==> flow/design.v <==
`timescale 1ns / 1ps
module stages_rotation #(parameter data_width=16,angle_width=16,cordic_steps=16,stage_number=1)(
    input clk,
    input nreset,
    input enable,
    input signed [data_width-1:0] x_vec_in,
    input signed [data_width-1:0] y_vec_in,
    input signed [angle_width-1:0]angle_in,
    input signed [angle_width-1:0]target_angle,
    output signed [data_width-1:0] x_vec_out,
    output signed [data_width-1:0] y_vec_out,
    output reg signed [angle_width-1:0]angle_out,
    output reg signed [angle_width-1:0]target_angle_out,
    output reg done
    );
    wire signed [angle_width-1:0] atan [cordic_steps-1:0];
    assign atan[0] = 20'h02000; 
    assign atan[1] = 20'h012E4;
    assign atan[2] = 20'h009FB;
    assign atan[3] = 20'h00511;
    assign atan[4] = 20'h0028B;
    assign atan[5] = 20'h00145;
    assign atan[6] = 20'h000A2;
    assign atan[7] = 20'h00051;
    assign atan[8] = 20'h00028;
    assign atan[9] = 20'h00014;
    assign atan[10] = 20'h0000A;
    assign atan[11] = 20'h00005;
    assign atan[12] = 20'h00002;
    assign atan[13] = 20'h00001;
    assign atan[14] = 20'h00000;
    assign atan[15] = 20'h00000;
    reg signed [data_width-1:0]x_temp_out,y_temp_out;
    assign x_vec_out = x_temp_out;
    assign y_vec_out = y_temp_out;
    always @(posedge clk) begin
        if (~nreset) begin
            x_temp_out <= $signed({data_width{1'b0}});
            y_temp_out <= $signed({data_width{1'b0}});
				angle_out <= 0;
            done <= 1'b0;
        end
        else begin
            if (enable) begin
                if ($signed(target_angle) <= $signed(angle_in)) begin
                    x_temp_out <= x_vec_in + (y_vec_in>>>(stage_number-1));
                    y_temp_out <= y_vec_in - (x_vec_in>>>(stage_number-1));
                    angle_out <= angle_in - atan[stage_number-1];
                end
                else begin
                    x_temp_out <= x_vec_in - (y_vec_in>>>(stage_number-1));
                    y_temp_out <= y_vec_in + (x_vec_in>>>(stage_number-1));
                    angle_out <= angle_in + atan[(stage_number-1)];
                end
                target_angle_out <= target_angle;
                done <= 1'b1;
            end
            else begin
                x_temp_out <= $signed({data_width{1'b0}});
                y_temp_out <= $signed({data_width{1'b0}});
					 angle_out <= 0;
                done <= 1'b0;
            end
        end
    end
endmodule
`timescale 1ns / 1ps
module cordic_rotation_top#(parameter data_width=16,cordic_steps=16,angle_width=20)(
    input clk,
    input nreset,
    input enable,
    input signed [data_width-1:0] x_vec_in,
    input signed [data_width-1:0] y_vec_in,
    input [angle_width-1:0] target_angle,
    output wire signed  [data_width-1:0] x_vec_out,
    output wire signed  [data_width-1:0] y_vec_out,
    output reg done
    );
    wire signed [data_width-1:0] x [0:cordic_steps-1];
    wire signed [data_width-1:0] y [0:cordic_steps-1];
    wire signed [angle_width-1:0] angle_stages [0:cordic_steps-1];
    wire [1:cordic_steps] status;
	 reg signed [data_width-1+16:0] temp_x_vec_out,temp_y_vec_out;
	 wire done_last_stage;
	 reg signed [data_width-1:0] temp_x_vec_in,temp_y_vec_in;
	 reg [angle_width-1:0]temp_t_ang;
	 wire signed [angle_width-1:0] temp_target_angle [0:cordic_steps-1];
	 reg temp_enable;
	 always @(posedge clk) begin
		if(~nreset) begin
			temp_x_vec_in <= {data_width{1'b0}};
			temp_y_vec_in <= {data_width{1'b0}};
			temp_t_ang <= {angle_width{1'b0}};
			temp_enable <= 1'b0;
		end
		else begin
			if (enable) begin
				temp_enable <= 1'b1;				
				if ($signed(target_angle)>=$signed(20'h04000)) begin
				    if ($signed(target_angle)>=$signed(20'h08000)) begin
				        if ($signed(target_angle)>=$signed(20'h0C000)) begin
				            temp_x_vec_in <= x_vec_in;
                            temp_y_vec_in <= y_vec_in;
                            temp_t_ang <= $signed(target_angle) - $signed(20'h10000);
   				        end
				        else begin
				            temp_x_vec_in <= -x_vec_in;
                            temp_y_vec_in <= -y_vec_in;
                            temp_t_ang <= $signed(target_angle) - $signed(20'h08000);
				        end
				    end
				    else begin
                        temp_x_vec_in <= -x_vec_in;
                        temp_y_vec_in <= -y_vec_in;
                        temp_t_ang <= $signed(target_angle) - $signed(20'h08000);
  				    end
				end
                else if ($signed(target_angle)<=$signed(-20'h04000)) begin
                    if ($signed(target_angle)<=$signed(-20'h08000)) begin
                        if ($signed(target_angle)<=$signed(-20'h0C000)) begin
				            temp_x_vec_in <= x_vec_in;
                            temp_y_vec_in <= y_vec_in;
                            temp_t_ang <= $signed(target_angle) + $signed(20'h10000);
                        end
                        else begin
				            temp_x_vec_in <= -x_vec_in;
                            temp_y_vec_in <= -y_vec_in;
                            temp_t_ang <= $signed(target_angle) + $signed(20'h08000);
                        end
                    end
                    else begin
                        temp_x_vec_in <= -x_vec_in;
                        temp_y_vec_in <= -y_vec_in;
                        temp_t_ang <= $signed(target_angle) + $signed(20'h08000);
                    end
                end
				else begin
					temp_x_vec_in <= x_vec_in;
					temp_y_vec_in <= y_vec_in;
					temp_t_ang <= $signed(target_angle);
				end
			end
			else begin
				temp_enable <= 1'b0;
				temp_x_vec_in <= {data_width{1'b0}};
				temp_y_vec_in <= {data_width{1'b0}};
				temp_t_ang <= {angle_width{1'b0}};
			end
		end
	 end
    assign status[1] = temp_enable;
    assign x[0] = temp_x_vec_in;
    assign y[0] = temp_y_vec_in;
    assign angle_stages[0] = {angle_width{1'b0}};
    assign temp_target_angle[0] = temp_t_ang;
    genvar i;
    generate
        for (i=1;i<cordic_steps-1;i=i+1) begin:gen_rotation
            stages_rotation #(
                .data_width(data_width),
                .angle_width(angle_width),
                .cordic_steps(cordic_steps),
                .stage_number(i)
                )
            first(
                .clk(clk),
                .nreset(nreset),
                .enable(status[i]),
                .x_vec_in(x[i-1]),
                .y_vec_in(y[i-1]),
                .angle_in(angle_stages[i-1]),
                .target_angle(temp_target_angle[i-1]),
                .x_vec_out(x[i]),
                .y_vec_out(y[i]),
                .angle_out(angle_stages[i]),
                .target_angle_out(temp_target_angle[i]),
                .done(status[i+1])
                );
        end
    endgenerate
    stages_rotation #(
        .data_width(data_width),
        .angle_width(angle_width),
        .cordic_steps(cordic_steps),
        .stage_number(cordic_steps-1)
        )
    last(
        .clk(clk),
        .nreset(nreset),
        .enable(status[cordic_steps-1]),
        .x_vec_in(x[cordic_steps-2]),
        .y_vec_in(y[cordic_steps-2]),
        .angle_in(angle_stages[cordic_steps-2]),
        .target_angle(temp_target_angle[cordic_steps-2]),
        .x_vec_out(x[cordic_steps-1]),
        .y_vec_out(y[cordic_steps-1]),
        .angle_out(angle_stages[cordic_steps-1]),
        .target_angle_out(temp_target_angle[cordic_steps-1]),
        .done(done_last_stage)
        );
    reg counter;
	assign x_vec_out = temp_x_vec_out[data_width+7:8];
	assign y_vec_out = temp_y_vec_out[data_width+7:8];
	 always @(posedge clk) begin
        if (~nreset) begin
            done <= 1'b0;
        end
        else begin
            done <= done_last_stage;
            if (done_last_stage) begin
                    temp_x_vec_out <= $signed(x[cordic_steps-1])*$signed(16'b0000000010011011);
                    temp_y_vec_out <= $signed(y[cordic_steps-1])*$signed(16'b0000000010011011);
            end
        end
    end
endmodule
Reports on cordic_rotation_top
The steps from the RTL of cordic_rotation_top to its reports follow in flow order.
Lines are those of the file above, counted from 1.
Operators: Yosys type, input widths -> output width; for muxes data width and select width s.
Library cell names are shortened.
{ "design": {"design": "cordic_rotation_top", "clock": "clk", "cell_library": "sky130hd", "lib_corner": "tt_025C_1v80"} }

Word level
Counts by Yosys on the flattened word-level netlist (proc, flatten, opt, wreduce). Print and check cells are left out. Cells with the same type and inputs are merged into one.
{ "bits": {"ff_bits": 1157, "in_bits": 55, "out_inout_bits": 33} }
{ "op_classes": {"n_addsub": 91, "n_mul": 2, "cmp": 21, "n_mux": 78, "reduce_logical": 17} }
{ "op_table": {"columns": ["cell", "count"], "rows": [
  ["$mux 16", 42],
  ["$mul 16x9->24 const B", 2],
  ["$mux 20", 20],
  ["$le 20x20->1", 14],
  ["$ge 20x17->1 const B", 2],
  ["$reduce_and 2->1", 17],
  ["$add 16x10->16", 2],
  ["$sub 16x10->16", 2],
  ["$add 16x11->16", 2],
  ["$sub 16x11->16", 2],
  ["$add 16x12->16", 2],
  ["$sub 16x12->16", 2],
  ["$add 16x13->16", 2],
  ["$sub 16x13->16", 2],
  ["$add 16x14->16", 2],
  ["$sub 16x14->16", 2],
  ["$add 16x15->16", 2],
  ["$sub 16x15->16", 2],
  ["$sub 16x16->16", 2],
  ["$add 16x2->16", 2],
  ["$sub 16x2->16", 2],
  ["$add 16x3->16", 2],
  ["$sub 16x3->16", 2],
  ["$add 16x4->16", 2],
  ["$sub 16x4->16", 2],
  ["$add 16x5->16", 2],
  ["$sub 16x5->16", 2],
  ["$add 16x6->16", 2]
]} }
Other operator kinds: 45; their cells: 68.

Logic depth
Yosys ltp: most cells in a row. Word level: on the elaborated netlist, between registers, memories and ports. Mapped: between sequential cells and ports; inverters and the memories' decode and read muxes count.
{ "logic_depth": {"depth_word": 5, "ABC_AREA": 0, "depth_mapped": 28, "depth_no_buf": 27} }

Netlist
The flow's flattened synthesis, as Yosys stat reports it; memories are mapped. The netlist is that of the ABC_AREA named above (0 if unset); the other value can give another one.
{ "by_type": {"columns": ["cell", "count", "area_total_um2"], "rows": [
  ["dfxtp_1", 797, 1.6E+04],
  ["ha_1", 1082, 1.35E+04],
  ["edfxtp_1", 312, 9.37E+03],
  ["xnor2_1", 450, 3941.28],
  ["nor2_1", 1044, 3.92E+03],
  ["inv_1", 770, 2.89E+03],
  ["fa_1", 126, 2.52E+03],
  ["xor2_1", 283, 2.48E+03],
  ["a21oi_1", 487, 2.44E+03],
  ["o21ai_0", 378, 1.89E+03],
  ["a21o_1", 251, 1.88E+03],
  ["nor3_1", 286, 1.43E+03],
  ["nand2_1", 355, 1.33E+03],
  ["and3_1", 116, 725.696],
  ["nor2b_1", 116, 725.696],
  ["o21bai_1", 81, 608.083],
  ["o21a_1", 79, 593.069],
  ["clkbuf_1", 149, 559.286]
]} }
Other cell types: 70; their cells: 946.
{ "mapped": {"cells": 8108, "synth_area_um2": 73810.8, "seq_area_um2": 25324.3, "ff_cells": 1109, "buf_cells": 163} }
The figures by module come from a second, unflattened synthesis with its own total; it is not the netlist above.
{ "hier_totals": {"cells_unflattened": 9079, "area_unflattened_um2": 81801.0} }
Rows give one instance, submodules left out.
{ "by_module": {"columns": ["module", "instances", "n_cells", "area_um2"], "rows": [
  ["cordic_rotation_top", 1, 815, 7936.4],
  ["stages_rotation", 1, 608, 5096.1],
  ["stages_rotation", 1, 578, 5083.6],
  ["stages_rotation", 1, 581, 5068.6],
  ["stages_rotation", 1, 555, 5066.1],
  ["stages_rotation", 1, 561, 5063.6],
  ["stages_rotation", 1, 564, 5057.4],
  ["stages_rotation", 1, 585, 5026.1],
  ["stages_rotation", 1, 554, 5006.1],
  ["stages_rotation", 1, 558, 4984.8],
  ["stages_rotation", 1, 554, 4946.0],
  ["stages_rotation", 1, 548, 4939.7],
  ["stages_rotation", 1, 552, 4918.5],
  ["stages_rotation", 1, 529, 4882.2]
]} }
Further modules, not shown: 2.

Worst setup path after synthesis
Path of least setup slack by OpenSTA after synthesis, without wires, with an ideal clock, recovery checks aside; 20% of the period is set as input and as output delay. Where synthesis merged equal registers, the netlist keeps one of their names.
{ "synth_path": {"path_kind": "register to register", "startpoint": "register (name not given)", "endpoint": "register gen_rotation[12].first.x_temp_out[15]", "period_ns": 6.0, "t_first_pin_ns": 0.000, "arrival_ns": 5.577, "setup_slack_ns": 0.295, "delay_ns": 5.705, "path_stages": 27, "period_less_setup_slack_ns": 5.705} }
"delay_ns" is the arrival time less input delay plus setup time.
"path_stages": output pins that drive a net of the path, with the launching flip-flop's if there is one; two outputs of one cell count as two.
"period_less_setup_slack_ns" is the clock period less the worst setup slack; recovery checks do not enter. This is arithmetic on one report: input and output delays are still those of the set period (20% each).
Between the ends stands the longest chain of elaborated cells between them, by number of cells; it is not shown to be the way that was timed. Of several equally long chains one is given.
A line is the first line of the expression or statement that the cell stems from. Yosys adds cells for indexed reads and writes and turns some case tables into memories.
A register here has more assigning lines than the two given.
{ "synth_between": {"cell_sequence": "edfxtp_1 -> ha_1 -> a21o_1 -> a21o_1 -> a21o_1 -> a21o_1 -> a221o_1 -> a221oi_1 -> nor2_1 -> a211oi_1 -> clkbuf_1 -> buf_1 -> nand2_1 -> o21ai_0 -> ha_1 -> a21o_1 -> a21o_1 -> a21o_1 -> a21oi_1 -> nor2b_1 -> o21a_1 -> o31a_1 -> o41ai_1 -> o21ai_0 -> a31oi_1 -> xnor2_1 -> nor2_1", "elab_chain_len": 2, "cone_cells": 2, "cone_classes": "compare: 1; mux: 1"} }
{ "synth_lines": {"columns": ["element", "line_no", "text"], "rows": [
  ["from (decl)", 13, null],
  ["from (assign)", 55, null],
  ["$le 20x20->1", 45, null],
  ["$mux 16", 45, null],
  ["to (assign)", 46, "x_temp_out <= x_vec_in + (y_vec_in>>>(stage_number-1));"],
  ["to (assign)", 51, "x_temp_out <= x_vec_in - (y_vec_in>>>(stage_number-1));"],
  ["to (decl)", 33, "reg signed [data_width-1:0]x_temp_out,y_temp_out;"]
]} }

Worst path after layout
From the final timing report of run 1: the path of least setup slack in the routed layout; clock arrival at registers is part of the times.
{ "layout_path": {"path_kind": "register to register", "startpoint": "register (name not given)", "endpoint": "register gen_rotation[14].first.angle_out[18]", "period_ns": 7.32, "t_first_pin_ns": 0.78, "arrival_ns": 7.45, "setup_slack_ns": 0.50, "path_stages": 24} }
Between the ends stands the longest chain of elaborated cells between them, by number of cells; it is not shown to be the way that was timed. Of several equally long chains one is given.
A register here has more assigning lines than the two given.
{ "layout_between": {"cell_sequence": "edfxtp_1 -> ha_1 -> nand4_2 -> nor4_2 -> a21boi_2 -> a2111oi_4 -> nand2_1 -> xnor2_1 -> nor2_1 -> clkbuf_1 -> inv_1 -> fa_1 -> a21o_1 -> a21oi_1 -> o21bai_1 -> a21oi_1 -> o21bai_1 -> a21oi_1 -> o21ai_0 -> o41ai_1 -> o21ai_0 -> o41ai_1 -> xor2_1 -> nor2_1", "elab_chain_len": 2, "cone_cells": 2, "cone_classes": "compare: 1; mux: 1"} }
{ "layout_lines": {"columns": ["element", "line_no", "text"], "rows": [
  ["from (decl)", 13, null],
  ["from (assign)", 55, null],
  ["$le 20x20->1", 45, null],
  ["$mux 20", 45, null],
  ["to (assign)", 48, "angle_out <= angle_in - atan[stage_number-1];"],
  ["to (assign)", 53, "angle_out <= angle_in + atan[(stage_number-1)];"],
  ["to (decl)", 12, "output reg signed [angle_width-1:0]angle_out,"]
]} }

Subject: cordic_rotation_top on sky130hd, stored results

Hello all,

Below are 5 stored runs of the flow (Yosys, OpenROAD; platform sky130hd) on cordic_rotation_top, each with its settings and what was measured, unordered. Constraints: input delay and output delay 20% of the set period each, output load 0.01 pF.
By "power_total_mw" is meant OpenSTA's value without simulated activity: inputs other than the clock are taken to toggle once in ten clock periods, and the tool carries that through the logic.
[
  {
    "run": "run 1",
    "settings": { "CAP_MARGIN": 25, "CORE_MARGIN": 9, "CORE_UTILIZATION": 42, "GPL_TIMING_DRIVEN": 0, "HOLD_SLACK_MARGIN": -0.0, "MAX_ROUTING_LAYER": "met5", "MIN_ROUTING_LAYER": "met1", "PLACE_DENSITY_LB_ADDON": 0.11, "SLEW_MARGIN": 35, "TNS_END_PERCENT": 30, "period_ns": 7.32 },
    "results": { "fin_hold_ws_ns": 0.437, "final_cell_area_um2": 82076.2, "post_synth_area_um2": 73810.8, "worstSetupSlack_ns": 0.498, "power_total_mw": 14.047, "design_die_area_um2": 191157.0, "setup_tns_ns": 0.000 }
  },
  {
    "run": "run 2",
    "settings": { "CAP_MARGIN": 10, "CELL_PAD_IN_SITES_DETAIL_PLACEMENT": 2, "CORE_UTILIZATION": 72, "CTS_CLUSTER_SIZE": 21, "MIN_ROUTING_LAYER": "met2", "PLACE_DENSITY": 0.62, "period_ns": 4.83, "CORE_MARGIN": 2, "SLEW_MARGIN": 20 },
    "outcome": "no final report: placement broke off with DPL-0033"
  },
  {
    "run": "run 3",
    "settings": { "CORE_UTILIZATION": 40, "PLACE_DENSITY": 0.6, "period_ns": 5.45, "CAP_MARGIN": 20, "CORE_MARGIN": 2, "SLEW_MARGIN": 20 },
    "results": { "setup_tns_ns": 0.000, "design_die_area_um2": 187979.0, "final_cell_area_um2": 84846.4, "fin_hold_ws_ns": 0.433, "power_total_mw": 18.865, "post_synth_area_um2": 73810.8, "worstSetupSlack_ns": 0.217 }
  },
  {
    "run": "run 4",
    "settings": { "CELL_PAD_IN_SITES_DETAIL_PLACEMENT": 1, "CORE_UTILIZATION": 25, "HOLD_SLACK_MARGIN": -0.05, "PLACE_DENSITY": 0.95, "SETUP_SLACK_MARGIN": -0.24, "SLEW_MARGIN": 10, "period_ns": 3.35, "CAP_MARGIN": 20, "CORE_MARGIN": 2 },
    "outcome": "no final report: routing broke off with GRT-0116"
  },
  {
    "run": "run 5",
    "settings": { "CORE_ASPECT_RATIO": 0.68, "GPL_TIMING_DRIVEN": 0, "MAX_ROUTING_LAYER": "met4", "period_ns": 6.0, "CAP_MARGIN": 20, "CORE_MARGIN": 2, "CORE_UTILIZATION": 40, "SLEW_MARGIN": 20 },
    "results": { "power_total_mw": 16.697, "fin_hold_ws_ns": 0.431, "post_synth_area_um2": 73810.8, "worstSetupSlack_ns": 0.210, "setup_tns_ns": 0.000, "final_cell_area_um2": 82868.2, "design_die_area_um2": 188044.0 }
  }
]

Thanks
